==> flow/design.v <==
module alu(OPA, OPB, CIN,INP_VALID, CLK, RST, CMD, CE, MODE, COUT, OFLOW, RES, G, E, L, ERR);
    input ['d8-1:0] OPA, OPB;
    input CLK, RST, CE, MODE, CIN;
    input [1:0] INP_VALID;
    input ['d4-1:0] CMD;
    output reg ['d16-1:0] RES;
    output reg COUT;
    output reg OFLOW;
    output reg G;
    output reg E;
    output reg L;
    output reg ERR;
    reg ['d16-1:0] RES_next;
    reg COUT_next, OFLOW_next, G_next, E_next, L_next, ERR_next;
    reg ['d16-1:0] res_t;
    reg cout_t, oflow_t, g_t, e_t, l_t, err_t;
    always @(posedge CLK or posedge RST) begin
        if (RST) begin
            RES <= {'d16{1'b0}};
            COUT <= 1'b0;
            OFLOW <= 1'b0;
            G <= 1'b0;
            E <= 1'b0;
            L <= 1'b0;
            ERR <= 1'b0;
        end
        else begin
                RES <= RES_next;
                COUT <= COUT_next;
                OFLOW <= OFLOW_next;
                G <= G_next;
                E <= E_next;
                L <= L_next;
                ERR <= ERR_next;
        end
    end
    always @(posedge CLK) begin
        res_t = {'d16{1'b0}};
        cout_t = 1'b0;
        oflow_t = 1'b0;
        g_t = 1'b0;
        e_t = 1'b0;
        l_t = 1'b0;
        err_t = 1'b0;
        if (CE) begin
            if (MODE) begin
                case (CMD)
                   'd0: begin
                        if (INP_VALID == 'b11) begin
                            res_t = OPA+ OPB;
                            cout_t = res_t[8]; 
                        end
                   end
                   'd1: begin
                        if (INP_VALID == 'b11) begin
                            oflow_t = (OPA < OPB);
                            res_t = OPA - OPB;
                        end
                   end
                   'd2: begin
                        if (INP_VALID == 'b11) begin
                            res_t = OPA + OPB + CIN;
                            cout_t = res_t[8];
                        end
                   end
                   'd3: begin
                        if (INP_VALID == 'b11) begin
                            oflow_t = (OPA < (OPB + CIN));
                            res_t = OPA - OPB - CIN;
                        end
                   end
                   'd4:  begin
                        if (INP_VALID[0] == 'b1) begin
                            res_t = OPA + 1;
                        end
                   end
                   'd5: begin
                        if (INP_VALID[0] == 'b1) begin
                            res_t = OPA - 1;
                            if (OPA == {'d8{1'b0}}) oflow_t = 1;
                        end
                   end
                   'd6: begin
                        if (INP_VALID[1] == 'b1) begin
                            res_t = OPB + 1;
                        end
                   end
                   'd7: begin
                        if (INP_VALID[1] == 'b1) begin
                            res_t = OPB - 1;
                            if (OPB == {'d8{1'b0}}) oflow_t = 1;
                        end
                   end
                   'd8: begin
                        if (INP_VALID == 'b11) begin
                            if (OPA == OPB) begin
                                e_t = 1'b1;
                                g_t = 1'b0;
                                l_t = 1'b0;
                            end
                            else if (OPA > OPB) begin
                                e_t = 1'b0;
                                g_t = 1'b1;
                                l_t = 1'b0;
                            end
                            else begin
                                e_t = 1'b0;
                                g_t = 1'b0;
                                l_t = 1'b1;
                            end
                        end
                   end
                   'd9: begin
                        if (INP_VALID == 'b11) begin
                            res_t = (OPA + 1) * (OPB + 1);
                        end
                   end
                   'd10: begin
                        if (INP_VALID == 'b11) begin
                            res_t = (OPA << 1) * (OPB);
                        end
                   end
                   'd11: begin
                        if (INP_VALID == 'b11) begin
                            res_t = $signed(OPA) + $signed(OPB);
                            oflow_t =((OPA[7] == OPB[7]) && (res_t[7] != OPA[7]));
                            cout_t = res_t[8];
                            if ($signed(res_t) < 0) l_t = 1'b1;
                            else if ($signed(res_t) > 0) g_t = 1'b1;
                            else e_t = 1'b1;
                        end
                   end
                   'd12: begin
                        if (INP_VALID == 'b11) begin
                            res_t = $signed(OPA) - $signed(OPB);
                            oflow_t = ((OPA[7] != OPB[7]) && (res_t[7] != OPA[7]));
                            cout_t = res_t[8];
                            if ($signed(res_t) < 0) l_t = 1'b1;
                            else if ($signed(res_t) > 0) g_t = 1'b1;
                            else e_t = 1'b1;
                        end
                   end
                   default:;
               endcase
            end
            else begin
                case (CMD)
                    'd0:begin
                        if (INP_VALID == 'b11) res_t = {1'b0, OPA & OPB};
                    end
                    'd1:begin
                        if (INP_VALID == 'b11) res_t = {1'b0, ~(OPA & OPB)};
                    end
                    'd2:begin
                        if (INP_VALID == 'b11)res_t = {1'b0, OPA | OPB};
                    end
                    'd3:begin
                        if (INP_VALID == 'b11)res_t = {1'b0, ~(OPA | OPB)};
                    end
                    'd4:begin
                        if (INP_VALID == 'b11) res_t = {1'b0, OPA ^ OPB};
                    end
                    'd5:begin
                        if (INP_VALID == 'b11) res_t = {1'b0, ~(OPA ^ OPB)};
                    end
                    'd6:begin
                        if (INP_VALID[0] == 'b1)
                            res_t = ~OPA &{'d8 {1'b1}};
                    end
                    'd7:begin
                        if (INP_VALID[1] == 'b1)
                            res_t =  ~OPB&{'d8{1'b1}};
                    end
                    'd8:begin
                        if (INP_VALID[0] == 'b1)
                            res_t = (OPA >> 1) &{'d8{1'b1}} ;
                    end
                    'd9:begin
                        if (INP_VALID[0] == 'b1)
                            res_t = (OPA << 1)&{'d8{1'b1}};
                    end
                    'd10:begin
                        if (INP_VALID[1] == 'b1)
                            res_t = (OPB >> 1)&{'d8{1'b1}};
                    end
                    'd11:begin
                        if (INP_VALID[1] == 'b1)
                            res_t = (OPB << 1)&{'d8{1'b1}};
                    end
                    'd12:begin
                        if (INP_VALID == 'b11) begin
                            if (!(|OPB['d8-1:'d2+1])) begin
                                res_t = ((OPA <<  OPB['d2:0]) | (OPA >> ('d8 -  OPB['d2:0])))&{'d8{1'b1}};
                            end
                            else err_t = 1'b1;
                        end
                    end
                    'd13:begin
                        if (INP_VALID == 'b11) begin
                            if (!(|OPB['d8-1:'d2+1])) begin
                                res_t = ((OPA >> OPB['d2:0]) | (OPA << ('d8 - OPB['d2:0]))) &{'d8{1'b1}};
                            end
                            else err_t = 1'b1;
                        end
                    end
                    default: ;
                endcase
            end
            if(!(MODE == 1 && (CMD == 'd10 || CMD == 'd9 || CMD == 'd12 || CMD == 'd11)))
                res_t = res_t & {'d8{1'b1}};
        end
        RES_next <= res_t;
        COUT_next <= cout_t;
        OFLOW_next <= oflow_t;
        G_next <= g_t;
        E_next <= e_t;
        L_next <= l_t;
        ERR_next <= err_t;
    end
endmodule
# Step by step through the tools: alu
# Tool output for the design above before and after an edit, in the order of the flow.
# "orig" refers to lines of the RTL above, "edited" to lines of the edited file.
# "delta" is "edited" less "orig", of the values as shown; "rel_change_pct" is that difference over "orig", in percent.
# Operators carry their Yosys type and port widths (W data, S select, Z words).
# Library cell names are shortened.
# A cell with n/a has no value.
[inputs]
design = "alu"
clock_port = "CLK"
library = "sky130hd"
corner = "tt_025C_1v80"

# The edit
# Unified diff, file above to edited file.
# This change comes from a script, not from a designer. The edited design behaves differently; no optimisation was intended.
# begin of diff
@@ -13,5 +13,5 @@
     reg ['d16-1:0] RES_next;
     reg COUT_next, OFLOW_next, G_next, E_next, L_next, ERR_next;
-    reg ['d16-1:0] res_t;
+    reg ['d16-2:0] res_t;
     reg cout_t, oflow_t, g_t, e_t, l_t, err_t;
     always @(posedge CLK or posedge RST) begin
# end of diff

# Elaborated design
# Counts by Yosys on the flattened word-level netlist (proc, flatten, opt, wreduce; memories kept). Register bits leave out memories and registers merged into their read ports (data or address); mux counts leave out enables and synchronous resets folded into registers. Print and check cells are left out.
[bits]
columns = ["item", "orig", "edited", "delta", "rel_change_pct"]
rows = [
  ["word_cells", 159, 159, 0, 0.00],
  ["input_bits", 27, 27, 0, 0.00],
  ["reg_bits", 44, 42, -2, -4.55],
  ["output_inout_bits", 22, 22, 0, 0.00],
]
[classes]
columns = ["item", "orig", "edited", "delta", "rel_change_pct"]
rows = [
  ["n_cmp", 7, 7, 0, 0.00],
  ["n_shift", 4, 4, 0, 0.00],
  ["n_reduce_logical", 14, 14, 0, 0.00],
  ["n_eq", 19, 19, 0, 0.00],
  ["n_addsub", 12, 12, 0, 0.00],
  ["mux", 73, 73, 0, 0.00],
  ["logic", 13, 13, 0, 0.00],
  ["mul", 2, 2, 0, 0.00],
]
[op_table]
columns = ["operator", "orig", "edited", "delta", "rel_change_pct"]
rows = [
  ["$mux W16", 9, 0, -9, -100.00],
  ["$mux W15", 0, 9, 9, "n/a"],
  ["$mul A8 B8 Y15", 1, 0, -1, -100.00],
  ["$mul A9 B9 Y16", 1, 0, -1, -100.00],
  ["$pmux W16 S12", 1, 0, -1, -100.00],
  ["$sub A16 B1 Y16", 1, 0, -1, -100.00],
  ["$mul A8 B8 Y14", 0, 1, 1, "n/a"],
  ["$mul A9 B9 Y15", 0, 1, 1, "n/a"],
  ["$pmux W15 S12", 0, 1, 1, "n/a"],
  ["$sub A15 B1 Y15", 0, 1, 1, "n/a"],
  ["$mux W1", 37, 37, 0, 0.00],
  ["$mux W8", 14, 14, 0, 0.00],
  ["$eq A4 B4 Y1 const B", 6, 6, 0, 0.00],
  ["$not A8 Y8", 5, 5, 0, 0.00],
  ["$eq A4 B3 Y1 const B", 4, 4, 0, 0.00],
  ["$logic_and A1 B1 Y1", 3, 3, 0, 0.00],
  ["$logic_or A1 B1 Y1", 3, 3, 0, 0.00],
  ["$mux W9", 3, 3, 0, 0.00],
  ["$ne A1 B1 Y1", 3, 3, 0, 0.00],
  ["$not A1 Y1", 3, 3, 0, 0.00],
  ["$or A8 B8 Y8", 3, 3, 0, 0.00],
  ["$pmux W1 S3", 3, 3, 0, 0.00],
  ["$add A8 B1 Y9 const B", 2, 2, 0, 0.00],
  ["$add A8 B8 Y9", 2, 2, 0, 0.00],
  ["$eq A4 B2 Y1 const B", 2, 2, 0, 0.00],
  ["$gt A9 B1 Y1 const B", 2, 2, 0, 0.00],
  ["$logic_not A8 Y1", 2, 2, 0, 0.00],
  ["$lt A8 B8 Y1", 2, 2, 0, 0.00],
]
# Not every row of either side is listed.

# Logic depth
# Yosys ltp: most cells in a row. Word level: on the elaborated netlist, between registers, memories and ports. Mapped: between sequential cells and ports; inverters and the memories' decode and read muxes count.
[depth]
columns = ["item", "orig", "edited", "delta", "rel_change_pct"]
rows = [
  ["depth_word", 7, 7, 0, 0.00],
  ["ABC_AREA", "0", "0", "n/a", "n/a"],
  ["ltp_mapped", 25, 24, -1, -4.00],
  ["mapped_depth_nobuf", 21, 21, 0, 0.00],
]

# After synthesis
# Source: synth_stat.txt of the flow (Yosys; design flattened, memories mapped). It holds for the ABC_AREA given above (unset counts as 0); a run with the other value may have another netlist.
[by_type]
columns = ["cell_type", "orig", "edited", "delta", "rel_change_pct"]
rows = [
  ["clkbuf_1", 22, 44, 22, 100.00],
  ["xnor2_1", 53, 74, 21, 39.62],
  ["xor2_1", 37, 18, -19, -51.35],
  ["mux2i_1", 24, 8, -16, -66.67],
  ["nor2_1", 143, 157, 14, 9.79],
  ["buf_2", 26, 14, -12, -46.15],
  ["o21ai_1", 0, 10, 10, "n/a"],
  ["ha_1", 108, 99, -9, -8.33],
  ["nand3_1", 35, 44, 9, 25.71],
  ["a21o_1", 9, 17, 8, 88.89],
  ["o221ai_1", 5, 13, 8, 160.00],
  ["a21oi_1", 61, 68, 7, 11.48],
  ["nand2b_1", 15, 22, 7, 46.67],
  ["a22oi_1", 14, 21, 7, 50.00],
  ["nand2_1", 106, 100, -6, -5.66],
  ["nor3_1", 36, 30, -6, -16.67],
  ["nor4_1", 11, 5, -6, -54.55],
  ["xnor2_2", 7, 1, -6, -85.71],
]
# Not every row of either side is listed.
[synth_totals]
columns = ["item", "orig", "edited", "delta", "rel_change_pct"]
rows = [
  ["buffers", 64, 73, 9, 14.06],
  ["synth_area_um2", 10211.0, 9908.3, -302.7, -2.96],
  ["mapped_cells", 1281, 1302, 21, 1.64],
  ["seq_area_um2", 991.0, 945.9, -45.1, -4.55],
  ["ffs", 44, 42, -2, -4.55],
]

# Path before layout
# OpenSTA on the mapped netlist: ideal clock, no wires. The path of least setup slack (recovery checks aside). Input and output delay are each 20% of the period. Register names are those of the netlist, which keeps one name where synthesis merged equal registers.
[synth_path]
columns = ["item", "orig", "edited", "delta", "rel_change_pct"]
rows = [
  ["kind", "input-to-reg", "input-to-reg", "n/a", "n/a"],
  ["start", "input OPB[1]", "input OPB[1]", "n/a", "n/a"],
  ["end", "register RES_next[14]", "register RES_next[14]", "n/a", "n/a"],
  ["path_buffers", 5, 4, -1, -20.00],
  ["delay_ps", 5499, 5462, -37, -0.67],
  ["path_slack_ps", 901, 937, 36, "n/a"],
  ["setup_time_ps", 128, 125, -3, "n/a"],
  ["path_stages", 24, 23, -1, -4.17],
  ["arrival_ps", 6971, 6937, -34, -0.49],
  ["in_delay_ps", 1600, 1600, 0, 0.00],
  ["tclk_ps", 8000, 8000, 0, 0.00],
  ["launch_ps", 1600, 1600, 0, 0.00],
  ["t_required_ps", 7872, 7875, 3, 0.04],
  ["synth_period_reached_ps", 7099, 7063, -36, -0.51],
]
# "delay_ps" is the arrival time less input delay plus setup time.
# "path_stages" counts driving pins, that of a launching flip-flop among them; a cell with two outputs on the path counts twice.
# "synth_period_reached_ps" is the clock period less the worst setup slack; recovery checks do not enter. This is arithmetic on one report: input and output delays are still those of the set period (20% each).
# The rows between start and end are the longest chain of elaborated cells between them; the timing report does not say that the signal goes this way. Where chains are equally long, one stands for them.
# A line is the first line of the expression or statement that the cell stems from. Yosys adds cells for indexed reads and writes and turns some case tables into memories.
[synth_via_orig]
path_cell_list = "buf_2 -> inv_1 -> buf_2 -> ha_1 -> buf_2 -> clkbuf_1 -> buf_1 -> nand2b_1 -> fa_1 -> inv_1 -> fa_1 -> ha_1 -> inv_1 -> fa_1 -> inv_1 -> fa_1 -> a21o_1 -> a211o_1 -> a2111oi_0 -> or3_1 -> o21ai_0 -> xor2_1 -> a22oi_1 -> a21oi_1"
elab_chain_len = 5
cells_between = 17
cone_classes = "6 x add/sub; 2 x mul; 9 x mux"
[synth_lines_orig]
columns = ["item", "line", "text"]
rows = [
  ["from (decl)", 2, "input ['d8-1:0] OPA, OPB;"],
  ["$add A8 B1 Y9", 115, "res_t = (OPA + 1) * (OPB + 1);"],
  ["$mul A9 B9 Y16", 115, ""],
  ["$mux W16", 114, "if (INP_VALID == 'b11) begin"],
  ["$pmux W16 S12", 47, "case (CMD)"],
  ["$mux W16", 46, "if (MODE) begin"],
  ["to (assign)", 212, "RES_next <= res_t;"],
  ["to (decl)", 13, "reg ['d16-1:0] RES_next;"],
]
[synth_via_edited]
path_cell_list = "clkbuf_1 -> inv_1 -> buf_1 -> ha_1 -> clkbuf_1 -> clkbuf_1 -> nand2b_1 -> fa_1 -> inv_1 -> fa_1 -> ha_1 -> inv_1 -> fa_1 -> inv_1 -> fa_1 -> nand2_1 -> nand2_1 -> a211o_1 -> a2111oi_0 -> o41ai_1 -> xnor2_1 -> a22oi_1 -> a21oi_1"
elab_chain_len = 5
cells_between = 17
cone_classes = "6 x add/sub; 2 x mul; 9 x mux"
[synth_lines_edited]
columns = ["item", "line", "text"]
rows = [
  ["from (decl)", 2, "input ['d8-1:0] OPA, OPB;"],
  ["$add A8 B1 Y9", 115, "res_t = (OPA + 1) * (OPB + 1);"],
  ["$mul A9 B9 Y15", 115, ""],
  ["$mux W15", 114, "if (INP_VALID == 'b11) begin"],
  ["$pmux W15 S12", 47, "case (CMD)"],
  ["$mux W15", 46, "if (MODE) begin"],
  ["to (assign)", 212, "RES_next <= res_t;"],
]

# Path in the finished layout
# Path of least setup slack in the final report of the runs of pair 1 (OpenROAD, finished layout, wires in). Where an end is a register, its clock arrival counts in the times.
# The report prints the path's times to 10 ps; the period is as set.
[layout_path]
columns = ["item", "orig", "edited", "delta", "rel_change_pct"]
rows = [
  ["kind", "input-to-reg", "input-to-reg", "n/a", "n/a"],
  ["start", "input OPA[5]", "input OPA[1]", "n/a", "n/a"],
  ["end", "register RES_next[14]", "register RES_next[14]", "n/a", "n/a"],
  ["setup_time_ps", 120, 130, 10, "n/a"],
  ["path_slack_ps", 390, 400, 10, "n/a"],
  ["t_required_ps", 7580, 7560, -20, -0.26],
  ["path_buffers", 1, 2, 1, 100.00],
  ["path_stages", 20, 23, 3, 15.00],
  ["in_delay_ps", 1480, 1480, 0, 0.00],
  ["tclk_ps", 7410, 7410, 0, 0.00],
  ["arrival_ps", 7180, 7170, -10, -0.14],
  ["launch_ps", 1480, 1480, 0, 0.00],
]
# The rows between start and end are the longest chain of elaborated cells between them; the timing report does not say that the signal goes this way. Where chains are equally long, one stands for them.
[layout_via_orig]
path_cell_list = "clkdlybuf4s50_1 -> nand4_1 -> or3_1 -> and2_1 -> or2_2 -> fa_1 -> inv_1 -> fa_1 -> inv_1 -> fa_1 -> fa_1 -> inv_1 -> ha_1 -> a211o_1 -> a2111oi_0 -> or3_1 -> o21ai_0 -> xor2_1 -> a22oi_1 -> a21oi_1"
elab_chain_len = 5
cells_between = 17
cone_classes = "6 x add/sub; 2 x mul; 9 x mux"
[layout_lines_orig]
columns = ["item", "line", "text"]
rows = [
  ["from (decl)", 2, "input ['d8-1:0] OPA, OPB;"],
  ["$add A8 B1 Y9", 115, "res_t = (OPA + 1) * (OPB + 1);"],
  ["$mul A9 B9 Y16", 115, ""],
  ["$mux W16", 114, "if (INP_VALID == 'b11) begin"],
  ["$pmux W16 S12", 47, "case (CMD)"],
  ["$mux W16", 46, "if (MODE) begin"],
  ["to (assign)", 212, "RES_next <= res_t;"],
  ["to (decl)", 13, "reg ['d16-1:0] RES_next;"],
]
[layout_via_edited]
path_cell_list = "clkdlybuf4s50_1 -> ha_1 -> nand3_1 -> xnor2_1 -> buf_4 -> or2_2 -> fa_1 -> inv_1 -> ha_1 -> ha_1 -> inv_1 -> fa_1 -> inv_1 -> ha_1 -> fa_1 -> nand2_1 -> nand2_1 -> a211o_1 -> a2111oi_0 -> o41ai_1 -> xnor2_1 -> a22oi_1 -> a21oi_1"
elab_chain_len = 5
cells_between = 17
cone_classes = "6 x add/sub; 2 x mul; 9 x mux"
[layout_lines_edited]
columns = ["item", "line", "text"]
rows = [
  ["from (decl)", 2, "input ['d8-1:0] OPA, OPB;"],
  ["$add A8 B1 Y9", 115, "res_t = (OPA + 1) * (OPB + 1);"],
  ["$mul A9 B9 Y15", 115, ""],
  ["$mux W15", 114, "if (INP_VALID == 'b11) begin"],
  ["$pmux W15 S12", 47, "case (CMD)"],
  ["$mux W15", 46, "if (MODE) begin"],
  ["to (assign)", 212, "RES_next <= res_t;"],
]

# Flow runs
# Runs of the flow (Yosys, OpenROAD) on both versions; the two runs of a pair have the same settings. The constraints put input and output delay at 20% of the set period each and load the outputs with 0.01 pF.
[flow_settings_pair_1]
period_ns = 7.41
CAP_MARGIN = 20
CORE_MARGIN = 2
CORE_UTILIZATION = 40
SLEW_MARGIN = 20
[measured_pair_1]
columns = ["item", "orig", "edited", "delta", "rel_change_pct"]
rows = [
  ["tns_setup_ps", 0, 0, 0, "n/a"],
  ["finalCellArea_um2", 11487.3, 11155.7, -331.6, -2.89],
  ["final_util_frac", 0.457, 0.459, 0.002, "n/a"],
  ["final_hold_ws_ps", 327, 326, -1, "n/a"],
  ["design_power_w", 0.002132, 0.002051, -0.000081, -3.80],
  ["ws_setup_ps", 392, 395, 3, "n/a"],
  ["design_die_area_um2", 26822.3, 26045.1, -777.2, -2.90],
  ["yosys.chip_area_um2", 10211.0, 9908.3, -302.7, -2.96],
  ["achievedPeriod_ps", 7018, 7015, -3, -0.04],
]
[flow_settings_pair_2]
ABC_AREA = 0
CELL_PAD_IN_SITES_DETAIL_PLACEMENT = 0
CORE_ASPECT_RATIO = 1.52
CORE_MARGIN = 6
CORE_UTILIZATION = 27
GPL_TIMING_DRIVEN = 1
PLACE_DENSITY = 0.52
SETUP_SLACK_MARGIN = 1.23
SLEW_MARGIN = 0
TNS_END_PERCENT = 95
period_ns = 4.44
CAP_MARGIN = 20
[measured_pair_2]
columns = ["item", "orig", "edited", "delta", "rel_change_pct"]
rows = [
  ["tns_setup_ps", -8374, -8377, -3, "n/a"],
  ["finalCellArea_um2", 14818.0, 15064.4, 246.4, 1.66],
  ["final_util_frac", 0.399, 0.417, 0.018, "n/a"],
  ["final_hold_ws_ps", 318, 326, 8, "n/a"],
  ["design_power_w", 0.004955, 0.005055, 0.000100, 2.02],
  ["ws_setup_ps", -969, -984, -15, "n/a"],
  ["design_die_area_um2", 42732.5, 41539.5, -1193.0, -2.79],
  ["yosys.chip_area_um2", 10211.0, 9908.3, -302.7, -2.96],
  ["achievedPeriod_ps", 5409, 5424, 15, 0.28],
]
# "achievedPeriod_ps" = clock period - worst setup slack. The figure is calculated, with input and output delays left at 20% of the set period.
# By "design_power_w" is meant OpenSTA's value without simulated activity: inputs other than the clock are taken to toggle once in ten clock periods, and the tool carries that through the logic.
